==> flow/design.v <==
module a_s(op_a, op_m, as, outp);
   parameter        NBITS = 6;
   input [NBITS:0]  op_a;
   input [NBITS:0]  op_m;
   input            as;
   output [NBITS:0] outp;
   reg [NBITS:0]    outp;
   always @(as or op_a or op_m)
   begin: adder_subt
      if (as == 1'b1)
         outp <= op_a + op_m;
      else
         outp <= op_a - op_m;
   end
endmodule
module div_nr_wsticky(A, B, Q, sticky);
   parameter             NBITS = 6;
   parameter             PBITS = 8;
   input [NBITS-1:0]     A;
   input [NBITS-1:0]     B;
   output [PBITS-1:0]    Q;
   output                sticky;
   parameter [NBITS-1:0] ZEROS = 0;
   reg [NBITS:0]         YY_in[0:PBITS];
   reg [PBITS-1:0]       QQ_in[0:PBITS];
   reg [NBITS:0]         m_cablesIn[0:PBITS];
   wire [NBITS:0]        m_cablesOut[0:PBITS];
   wire [PBITS:0]        a_or_s;
   wire [PBITS-1:0]      QQ;
   wire [NBITS-1:0]      YY;
   wire [NBITS-1:0]      XX;
   assign XX = A;
   assign YY = B;
   assign Q = QQ;
   assign a_or_s[0] = 1'b0;
   always @(*) m_cablesIn[0] <= {1'b0, XX};
   always @(*) YY_in[0] <= {1'b0, YY};
   generate
      begin : xhdl0
         genvar                I;
         for (I = 0; I <= PBITS - 1; I = I + 1)
         begin : divisor
            a_s #(NBITS) int_mod(.op_a(m_cablesIn[I]), .op_m(YY_in[I]), .as(a_or_s[I]), .outp(m_cablesOut[I]));
         end
      end
   endgenerate
   generate
      begin : xhdl1
         genvar                I;
         for (I = 0; I <= PBITS - 1; I = I + 1)
         begin : conex
            assign a_or_s[I + 1] = m_cablesOut[I][NBITS];
            always @(*) m_cablesIn[I + 1] <= {m_cablesOut[I][NBITS - 1:0], 1'b0};
            always @(*) YY_in[I + 1] <= YY_in[I];
            always @(*) QQ_in[I + 1][I] <= a_or_s[I + 1];
            if (I > 0)
            begin : rest
               always @(*) QQ_in[I + 1][I - 1:0] <= QQ_in[I][I - 1:0];
            end
         end
      end
   endgenerate
   generate
      begin : xhdl2
         genvar                I;
         for (I = 0; I <= PBITS - 1; I = I + 1)
         begin : quotient
            assign QQ[I] = (~QQ_in[PBITS][PBITS - 1 - I]);
         end
      end
   endgenerate
   assign sticky = (m_cablesOut[PBITS - 1] == ZEROS) ? 1'b0 : 
                   1'b1;
endmodule
module FP_div(FP_A, FP_B, clk, ce, FP_Z);
   parameter         K = 32;
   parameter         P = 24;
   parameter         E = 8;
   input [K-1:0]     FP_A;
   input [K-1:0]     FP_B;
   input             clk;
   input             ce;
   output [K-1:0]    FP_Z;
   reg [K-1:0]       FP_Z;
   parameter [K-1:0] ZEROS = 1'b0;
   parameter [K-1:0] ONES = 32'hffffffff;
   parameter [E-1:0] BIAS = {1'b0, ONES[E - 2:0]};
   parameter         PBITS = P + 3;
   reg [K-1:0]       A_int;
   reg [K-1:0]       B_int;
   reg [K-1:0]       FP_Z_int;
   wire [E-1:0]      exp_A;
   wire [E-1:0]      exp_B;
   wire [P-1:0]      frac_A;
   wire [P-1:0]      frac_B;
   wire              sign_A;
   wire              sign_B;
   wire              expA_FF;
   wire              expB_FF;
   wire              expA_Z;
   wire              expB_Z;
   wire              fracA_Z;
   wire              fracB_Z;
   wire [E:0]        exp_noBIAS;
   wire [E:0]        exp_Biased;
   wire [E:0]        exp_Biased_Norm;
   wire              isNaN_A;
   wire              isNaN_B;
   wire              isInf_A;
   wire              isInf_B;
   wire              isZero_A;
   wire              isZero_B;
   wire              isNaN;
   wire              isInf;
   wire              isZero;
   wire              sign;
   wire [PBITS-1:0]  frac_div;
   wire [PBITS-1:0]  frac_div_shifted;
   wire [PBITS-2:0]  fr_sh;
   wire [P-2:0]      frac_final;
   wire              underflow;
   wire              overflow;
   wire [E-1:0]      exp_final;
   wire              sticky_bit;
   wire              div_by_zero;
   always @(posedge clk)
      begin
         if (ce == 1'b1)
         begin
            A_int <= FP_A;
            B_int <= FP_B;
         end
      end
   assign sign_A = A_int[K - 1];
   assign sign_B = B_int[K - 1];
   assign exp_A = A_int[K - 2:K - E - 1];
   assign exp_B = B_int[K - 2:K - E - 1];
   assign frac_A = {1'b1, A_int[P - 2:0]};
   assign frac_B = {1'b1, B_int[P - 2:0]};
   assign expA_FF = (A_int[K - 2:K - E - 1] == ONES[K - 2:K - E - 1]) ? 1'b1 : 
                    1'b0;
   assign expB_FF = (B_int[K - 2:K - E - 1] == ONES[K - 2:K - E - 1]) ? 1'b1 : 
                    1'b0;
   assign expA_Z = (A_int[K - 2:K - E - 1] == ZEROS[K - 2:K - E - 1]) ? 1'b1 : 
                   1'b0;
   assign expB_Z = (B_int[K - 2:K - E - 1] == ZEROS[K - 2:K - E - 1]) ? 1'b1 : 
                   1'b0;
   assign fracA_Z = (A_int[P - 2:0] == ZEROS[P - 2:0]) ? 1'b1 : 
                    1'b0;
   assign fracB_Z = (B_int[P - 2:0] == ZEROS[P - 2:0]) ? 1'b1 : 
                    1'b0;
   assign isNaN_A = expA_FF & ((~fracA_Z));
   assign isNaN_B = expB_FF & ((~fracB_Z));
   assign isInf_A = expA_FF;
   assign isInf_B = expB_FF;
   assign isZero_A = expA_Z & fracA_Z;
   assign isZero_B = expB_Z & fracB_Z;
   assign div_by_zero = expB_Z;
   assign isNaN = isNaN_A | isNaN_B;
   assign isInf = isInf_A | isInf_B | div_by_zero;
   assign isZero = isZero_A & (~isZero_B);
   assign exp_noBIAS = ({1'b0, exp_A}) - ({1'b0, exp_B});
   assign exp_Biased = exp_noBIAS + ({1'b0, BIAS});
   assign sign = sign_A ^ sign_B;
   div_nr_wsticky #(P,PBITS) a_div(.A(frac_A), .B(frac_B), .Q(frac_div), .sticky(sticky_bit));
   assign frac_div_shifted = (frac_div[PBITS - 1] == 1'b0) ? {frac_div[PBITS - 2:0], 1'b0} : 
                             frac_div;
   assign exp_Biased_Norm = (frac_div[PBITS - 1] == 1'b0) ? exp_Biased - 1 : 
                            exp_Biased;
   assign exp_final = exp_Biased_Norm[E - 1:0];
   assign overflow = (((exp_Biased_Norm[E:E - 1] == 2'b10) | (exp_Biased_Norm[E:0] == {1'b0, ONES[E - 1:0]}))) ? 1'b1 : 
                     1'b0;
   assign underflow = (((exp_Biased_Norm[E:E - 1] == 2'b11) | (exp_Biased_Norm[E - 1:0] == ZEROS[E - 1:0]))) ? 1'b1 : 
                      1'b0;
   assign fr_sh = frac_div_shifted[PBITS - 2:0];
   assign frac_final = ((fr_sh[2] == 1'b1 & (sticky_bit == 1'b1 | fr_sh[0] == 1'b1 | fr_sh[1] == 1'b1))) ? fr_sh[PBITS - 2:PBITS - P] + 1 : 
                       (((sticky_bit == 1'b1) & (fr_sh[2:0] == 3'b100) & (fr_sh[3] == 1'b1))) ? fr_sh[PBITS - 2:PBITS - P] + 1 : 
                       fr_sh[PBITS - 2:PBITS - P];
   always @(sign or isNaN or isInf or isZero or exp_final or frac_final or underflow or overflow)
   begin: packing
      FP_Z_int[K - 1] <= sign;
      if (isNaN == 1'b1)
      begin
         FP_Z_int[K - 2:P - 1] <= ONES[E - 1:0];
         FP_Z_int[P - 2:0] <= {1'b1, ZEROS[P - 3:0]};
      end
      else if ((isInf == 1'b1) | (overflow == 1'b1))
      begin
         FP_Z_int[K - 2:P - 1] <= ONES[E - 1:0];
         FP_Z_int[P - 2:0] <= ZEROS[P - 2:0];
      end
      else if ((isZero == 1'b1) | (underflow == 1'b1))
      begin
         FP_Z_int[K - 2:P - 1] <= ZEROS[E - 1:0];
         FP_Z_int[P - 2:0] <= ZEROS[P - 2:0];
      end
      else
      begin
         FP_Z_int[K - 2:P - 1] <= exp_final;
         FP_Z_int[P - 2:0] <= frac_final;
      end
   end
   always @(posedge clk)
   begin: final_reg
      begin
         if (ce == 1'b1)
            FP_Z <= FP_Z_int;
      end
   end
endmodule
## Step by step through the tools: FP_div

What the tools print for FP_div, step after step.
Line numbers count from 1 in the design file above.
Operators: Yosys type, input widths -> output width; for muxes data width and select width s.
Cell names lack the library's common part.
A cell with n/a has no value.

| inputs | value |
|---|---|
| top | FP_div |
| clock input | clk |
| cell library | sky130hd |
| timing corner | tt_025C_1v80 |

## Word level

Yosys after proc, flatten, opt, wreduce and memory -nomap, before mapping. Print and check cells are not counted. Equal cells are merged and count once.

| bit counts | value |
|---|---|
| memory cells | 0 |
| ROM bits | 0 |
| RAM bits | 0 |
| latch bits | 0 |
| bits of input ports | 66 |
| elaborated cells | 166 |
| register bits | 96 |
| clocked read ports x word width | 0 |

| operators by class | value |
|---|---|
| mux-type cells | 42 |
| order comparisons | 0 |
| $add $sub $neg | 57 |
| multiply operators | 0 |
| equal/unequal tests | 6 |
| shift-type cells | 0 |
| bitwise logic cells | 47 |
| reductions and logical operators | 8 |
| div/mod/pow operators | 0 |

Operator list:

| operator | number |
|---|---|
| $add 25x24->25 | 26 |
| $sub 25x24->25 | 26 |
| $mux 25 | 26 |
| $mux 23 | 4 |
| $logic_not 23->1 | 2 |
| $not 1->1 | 29 |
| $mux 26 | 1 |
| $sub 24x24->25 | 1 |
| $logic_not 25->1 | 1 |
| $logic_not 8->1 | 3 |
| $add 23x1->23 const B | 1 |
| $eq 8x8->1 const B | 2 |
| $or 1x1->1 | 9 |
| $sub 8x8->9 | 1 |
| $sub 9x1->9 const B | 1 |
| $add 9x7->9 const B | 1 |
| $eq 9x8->1 const B | 1 |
| $mux 9 | 1 |
| $mux 1 | 9 |
| $and 1x1->1 | 8 |
| $mux 8 | 1 |
| $eq 2x2->1 const B | 2 |
| $eq 3x3->1 const B | 1 |
| $reduce_or 3->1 | 1 |
| $reduce_or 2->1 | 1 |
| $xor 1x1->1 | 1 |

## Depth

Yosys ltp: most cells in a row. Word level: on the elaborated netlist, between registers, memories and ports. Mapped: between sequential cells and ports; inverters and the memories' decode and read muxes count.

| logic depth | value |
|---|---|
| depth after elaboration | 62 |
| ABC_AREA | 0 |
| mapped depth | 460 |
| depth with buffers taken out | 441 |

## Netlist

The flow's flattened synthesis, as Yosys stat reports it; memories are mapped. The netlist is that of the ABC_AREA named above (0 if unset); the other value can give another one.

| mapped netlist | value |
|---|---|
| mapped flip-flops | 96 |
| chip area (Yosys) | 0.0508725 mm2 |
| cell count | 6906 |
| area of sequential cells | 0.0028828 mm2 |

Cells by type:

| cell | number | total area (um2) |
|---|---|---|
| ha_1 | 1100 | 13763.2 |
| xnor2_1 | 564 | 4.94E+03 |
| nor2_1 | 1243 | 4.67E+03 |
| a21oi_1 | 794 | 3.97E+03 |
| edfxtp_1 | 96 | 2.88E+03 |
| mux2i_1 | 265 | 2.65E+03 |
| o21bai_1 | 312 | 2.34E+03 |
| a21o_1 | 260 | 1.95E+03 |
| o21ai_0 | 332 | 1.66E+03 |
| inv_1 | 360 | 1.35E+03 |
| nand2_1 | 320 | 1.2E+03 |
| xor2_1 | 110 | 963.424 |
| nand2b_1 | 116 | 725.696 |
| fa_1 | 26 | 520.499 |
| nor3_1 | 90 | 450.432 |
| nor2b_1 | 69 | 431.664 |
| clkbuf_1 | 79 | 296.534 |
| nand3_1 | 55 | 275.264 |

Other cell types: 89; their cells: 715.
The figures by module come from a second, unflattened synthesis with its own total; it is not the netlist above.

| unflattened totals | value |
|---|---|
| cell total of the unflattened synthesis | 7714 |
| area total of the unflattened synthesis | 0.0551917 mm2 |

Rows give one instance, submodules left out.

Modules:

| module | seq. area (mm2) | cells | area (mm2) | instances |
|---|---|---|---|---|
| a_s (NBITS=24) | 0 | 269 | 0.0018468 | 27 |
| FP_div | 0.0028828 | 414 | 0.0051687 | 1 |
| div_nr_wsticky | 0 | 37 | 0.0001602 | 1 |

## Worst setup path after synthesis

Source: OpenSTA report_checks on the synthesized netlist (no wires, ideal clock, input and output delay 20% of the period each), path of least setup slack; recovery checks are left aside. Register names are those of the netlist, which keeps one name where synthesis merged equal registers.

| timing path post-synthesis | value |
|---|---|
| kind | register to register |
| from | reg B_int[2] |
| to | reg FP_Z[18] |
| launch time at the first pin | 0.000 ns |
| library setup time | 0.268 ns |
| delay of the path | 60.917 ns |
| path buffers | 24 |
| period | 80.0 ns |
| path slack | 19.083 ns |
| data arrival time | 60.649 ns |
| stages on the path | 366 |
| synthesis period reached | 60.917 ns |

"delay of the path" = arrival - input delay + setup time.
"stages on the path" counts driving pins, that of a launching flip-flop among them; a cell with two outputs on the path counts twice.
"synthesis period reached" is the clock period less the worst setup slack; recovery checks do not enter. This is arithmetic on one report: input and output delays are still those of the set period (20% each).
Between the ends stands the longest chain of elaborated cells between them, by number of cells; it is not shown to be the way that was timed. Of several equally long chains one is given.
A line is the first line of the expression or statement that the cell stems from. Yosys adds cells for indexed reads and writes and turns some case tables into memories.

| on the way, post-synthesis | value |
|---|---|
| path through | edfxtp_1 inv_1 ha_1 nor2b_1 o31ai_1 nor2b_1 nor2b_1 o21ai_0 nand2b_1 a21o_1 a21oi_1 xnor2_1 ha_1 nor4_1 inv_1 a211oi_1 nor2_1 o31ai_1 [330 not listed] a21o_1 a21o_1 a21o_1 a21o_1 a21o_1 a21o_1 a21o_1 a21o_1 a21oi_1 nor3b_1 o21a_1 nor3_1 xnor2_1 o221ai_1 buf_2 nor4_1 xor2_1 o22ai_1 |
| cells in the longest elaborated chain | 59 |

RTL lines, path post-synthesis:

| what | line | RTL |
|---|---|---|
| from (decl) | 90 | `reg [K-1:0]       B_int;` |
| from (assign) | 131 | `B_int <= FP_B;` |
| $sub 24x24->25 | 13 | `outp <= op_a - op_m;` |
| $sub 25x24->25 | 13 |  |
| $mux 25 | 10 | `if (as == 1'b1)` |
| $sub 25x24->25 | 13 |  |
| $mux 25 | 10 |  |
| $sub 25x24->25 | 13 |  |
| $mux 25 | 10 |  |
| [44 not listed] | n/a |  |
| $mux 25 | 10 |  |
| $not 1->1 | 68 | `assign QQ[I] = (~QQ_in[PBITS][PBITS - 1 - I]);` |
| $mux 26 | 166 | `assign frac_div_shifted = (frac_div[PBITS - 1] == 1'b0) ? {frac_div[PBITS - 2:0], 1'b0} :` |
| $eq 3x3->1 | 177 | `(((sticky_bit == 1'b1) & (fr_sh[2:0] == 3'b100) & (fr_sh[3] == 1'b1))) ? fr_sh[PBITS - 2:PBITS - P] + 1 :` |
| $and 1x1->1 (2 in a row) | 177 |  |
| $mux 23 | 177 |  |
| $mux 23 | 176 | `assign frac_final = ((fr_sh[2] == 1'b1 & (sticky_bit == 1'b1 \| fr_sh[0] == 1'b1 \| fr_sh[1] == 1'b1))) ? fr_sh[ ...` |
| to (assign) | 207 | `FP_Z <= FP_Z_int;` |
| to (decl) | 83 | `output [K-1:0]    FP_Z;` |

## Timing after layout

From the final timing report of flow run A: the path of least setup slack in the routed layout; clock arrival at registers is part of the times.

| timing path after layout | value |
|---|---|
| kind | register to register |
| from | reg B_int[4] |
| to | reg FP_Z[20] |
| stages on the path | 423 |
| path buffers | 21 |
| path slack | 0.27 ns |
| launch time at the first pin | 0.39 ns |
| library setup time | 0.28 ns |
| period | 58.5 ns |
| data arrival time | 58.35 ns |

Between the ends stands the longest chain of elaborated cells between them, by number of cells; it is not shown to be the way that was timed. Of several equally long chains one is given.

| on the way, after layout | value |
|---|---|
| path through | edfxtp_1 inv_1 buf_4 ha_1 buf_4 nand3_1 o2111ai_1 o211ai_1 nor2b_1 o21ai_0 nand2b_1 a31oi_2 o21bai_1 a21oi_1 xnor2_1 ha_1 buf_4 nand3_1 [387 not listed] a21o_1 a21o_1 a21o_1 a21o_1 a21o_1 a21o_1 a21o_1 a21oi_2 nor3b_1 o21a_1 nor3_4 buf_6 xnor2_4 o221ai_4 buf_6 nor4_4 xnor2_1 o22ai_1 |
| cells in the longest elaborated chain | 59 |

RTL lines, path after layout:

| what | line | RTL |
|---|---|---|
| from (decl) | 90 | `reg [K-1:0]       B_int;` |
| from (assign) | 131 | `B_int <= FP_B;` |
| $sub 24x24->25 | 13 | `outp <= op_a - op_m;` |
| $sub 25x24->25 | 13 |  |
| $mux 25 | 10 | `if (as == 1'b1)` |
| $sub 25x24->25 | 13 |  |
| $mux 25 | 10 |  |
| $sub 25x24->25 | 13 |  |
| $mux 25 | 10 |  |
| [44 not listed] | n/a |  |
| $mux 25 | 10 |  |
| $not 1->1 | 68 | `assign QQ[I] = (~QQ_in[PBITS][PBITS - 1 - I]);` |
| $mux 26 | 166 | `assign frac_div_shifted = (frac_div[PBITS - 1] == 1'b0) ? {frac_div[PBITS - 2:0], 1'b0} :` |
| $eq 3x3->1 | 177 | `(((sticky_bit == 1'b1) & (fr_sh[2:0] == 3'b100) & (fr_sh[3] == 1'b1))) ? fr_sh[PBITS - 2:PBITS - P] + 1 :` |
| $and 1x1->1 (2 in a row) | 177 |  |
| $mux 23 | 177 |  |
| $mux 23 | 176 | `assign frac_final = ((fr_sh[2] == 1'b1 & (sticky_bit == 1'b1 \| fr_sh[0] == 1'b1 \| fr_sh[1] == 1'b1))) ? fr_sh[ ...` |
| to (assign) | 207 | `FP_Z <= FP_Z_int;` |
| to (decl) | 83 | `output [K-1:0]    FP_Z;` |

--- measured runs ---
Measured results for FP_div: 4 stored runs of the Yosys and OpenROAD flow on sky130hd. The settings differ; the order carries no meaning. The constraints put input and output delay at 20% of the set period each and load the outputs with 0.01 pF.
"critical setup path time" means the part of the period allowed to the worst setup path (the constraints hold back 20% at inputs and 20% at outputs) less its slack; where the path has registers, the arrival times of their clocks count too.

## Flow run A

==> flow/run.sh <==
#!/bin/bash
# the make line also repeats the synthesis and layout settings of config.mk as NAME=value (left out here)
make -C /OpenROAD-flow-scripts/flow DESIGN_CONFIG=/design/flow/config.mk WORK_HOME=/design/flow/orfs CLKGATE_MAP_FILE= finish
==> flow/config.mk <==
export PLATFORM = sky130hd
export DESIGN_NAME = FP_div
export DESIGN_NICKNAME = FP_div
export VERILOG_FILES = /design/flow/design.v
export SDC_FILE = /design/flow/constraint.sdc
export NUM_CORES = 4
export LEC_CHECK = 0
export CAP_MARGIN = 20
export CORE_MARGIN = 2
export CORE_UTILIZATION = 45
export PLACE_DENSITY = 0.6
export SLEW_MARGIN = 20
==> flow/constraint.sdc <==
create_clock -name core_clock -period 58.5 [get_ports {clk}]
set_input_delay 11.7000 -clock core_clock [delete_from_list [all_inputs] [get_ports {clk}]]
set_output_delay 11.7000 -clock core_clock [all_outputs]
set_load 0.01 [all_outputs]

| result of flow run A | value |
|---|---|
| critical setup path time | 58.23 ns |
| critical path kind | register to register |
| full die area | 0.115756 mm2 |
| total negative setup slack | 0.000 ns |
| utilization in the final report | 57.8 % |
| synthesized cell area | 0.0508725 mm2 |
| lowest setup slack | 0.267 ns |

## Flow run B

==> flow/run.sh <==
#!/bin/bash
# the make line also repeats the synthesis and layout settings of config.mk as NAME=value (left out here)
make -C /OpenROAD-flow-scripts/flow DESIGN_CONFIG=/design/flow/config.mk WORK_HOME=/design/flow/orfs CLKGATE_MAP_FILE= finish
==> flow/config.mk <==
export PLATFORM = sky130hd
export DESIGN_NAME = FP_div
export DESIGN_NICKNAME = FP_div
export VERILOG_FILES = /design/flow/design.v
export SDC_FILE = /design/flow/constraint.sdc
export NUM_CORES = 4
export LEC_CHECK = 0
export CAP_MARGIN = 20
export CORE_MARGIN = 2
export CORE_UTILIZATION = 45
export PLACE_DENSITY = 0.6
export SLEW_MARGIN = 20
==> flow/constraint.sdc <==
create_clock -name core_clock -period 70.5 [get_ports {clk}]
set_input_delay 14.1000 -clock core_clock [delete_from_list [all_inputs] [get_ports {clk}]]
set_output_delay 14.1000 -clock core_clock [all_outputs]
set_load 0.01 [all_outputs]

| result of flow run B | value |
|---|---|
| synthesized cell area | 0.0508725 mm2 |
| full die area | 0.115756 mm2 |
| lowest setup slack | 5.741 ns |
| utilization in the final report | 49.0 % |
| critical setup path time | 64.76 ns |
| critical path kind | register to register |
| total negative setup slack | 0.000 ns |

## Flow run C

==> flow/run.sh <==
#!/bin/bash
# the make line also repeats the synthesis and layout settings of config.mk as NAME=value (left out here)
make -C /OpenROAD-flow-scripts/flow DESIGN_CONFIG=/design/flow/config.mk WORK_HOME=/design/flow/orfs CLKGATE_MAP_FILE= finish
==> flow/config.mk <==
export PLATFORM = sky130hd
export DESIGN_NAME = FP_div
export DESIGN_NICKNAME = FP_div
export VERILOG_FILES = /design/flow/design.v
export SDC_FILE = /design/flow/constraint.sdc
export NUM_CORES = 4
export LEC_CHECK = 0
export ABC_AREA = 0
export CAP_MARGIN = 20
export CELL_PAD_IN_SITES_DETAIL_PLACEMENT = 1
export CELL_PAD_IN_SITES_GLOBAL_PLACEMENT = 1
export CORE_ASPECT_RATIO = 1.01
export CORE_MARGIN = 7
export CORE_UTILIZATION = 22
export CTS_CLUSTER_DIAMETER = 257
export CTS_CLUSTER_SIZE = 61
export GPL_ROUTABILITY_DRIVEN = 0
export GPL_TIMING_DRIVEN = 1
export HOLD_SLACK_MARGIN = 0.09
export MAX_ROUTING_LAYER = met5
export MIN_ROUTING_LAYER = met2
export PLACE_DENSITY_LB_ADDON = 0.03
export SETUP_SLACK_MARGIN = -1.3
export SLEW_MARGIN = 5
export TNS_END_PERCENT = 50
==> flow/constraint.sdc <==
create_clock -name core_clock -period 101.0 [get_ports {clk}]
set_input_delay 20.2000 -clock core_clock [delete_from_list [all_inputs] [get_ports {clk}]]
set_output_delay 20.2000 -clock core_clock [all_outputs]
set_load 0.01 [all_outputs]

| result of flow run C | value |
|---|---|
| full die area | 0.244898 mm2 |
| lowest setup slack | 28.494 ns |
| total negative setup slack | 0.000 ns |
| critical setup path time | 72.51 ns |
| critical path kind | register to register |
| utilization in the final report | 24.5 % |
| synthesized cell area | 0.0508725 mm2 |

## Flow run D

==> flow/run.sh <==
#!/bin/bash
# the make line also repeats the synthesis and layout settings of config.mk as NAME=value (left out here)
make -C /OpenROAD-flow-scripts/flow DESIGN_CONFIG=/design/flow/config.mk WORK_HOME=/design/flow/orfs CLKGATE_MAP_FILE= finish
==> flow/config.mk <==
export PLATFORM = sky130hd
export DESIGN_NAME = FP_div
export DESIGN_NICKNAME = FP_div
export VERILOG_FILES = /design/flow/design.v
export SDC_FILE = /design/flow/constraint.sdc
export NUM_CORES = 4
export LEC_CHECK = 0
export CAP_MARGIN = 20
export CORE_ASPECT_RATIO = 1.59
export CORE_MARGIN = 8
export CORE_UTILIZATION = 40
export CTS_CLUSTER_DIAMETER = 181
export MAX_ROUTING_LAYER = met5
export MIN_ROUTING_LAYER = met2
export PLACE_DENSITY_LB_ADDON = 0.14
export SLEW_MARGIN = 20
==> flow/constraint.sdc <==
create_clock -name core_clock -period 80.0 [get_ports {clk}]
set_input_delay 16.0000 -clock core_clock [delete_from_list [all_inputs] [get_ports {clk}]]
set_output_delay 16.0000 -clock core_clock [all_outputs]
set_load 0.01 [all_outputs]

| result of flow run D | value |
|---|---|
| utilization in the final report | 43.1 % |
| critical setup path time | 71.25 ns |
| critical path kind | register to register |
| lowest setup slack | 8.749 ns |
| full die area | 0.139156 mm2 |
| total negative setup slack | 0.000 ns |
| synthesized cell area | 0.0508725 mm2 |
--- end ---
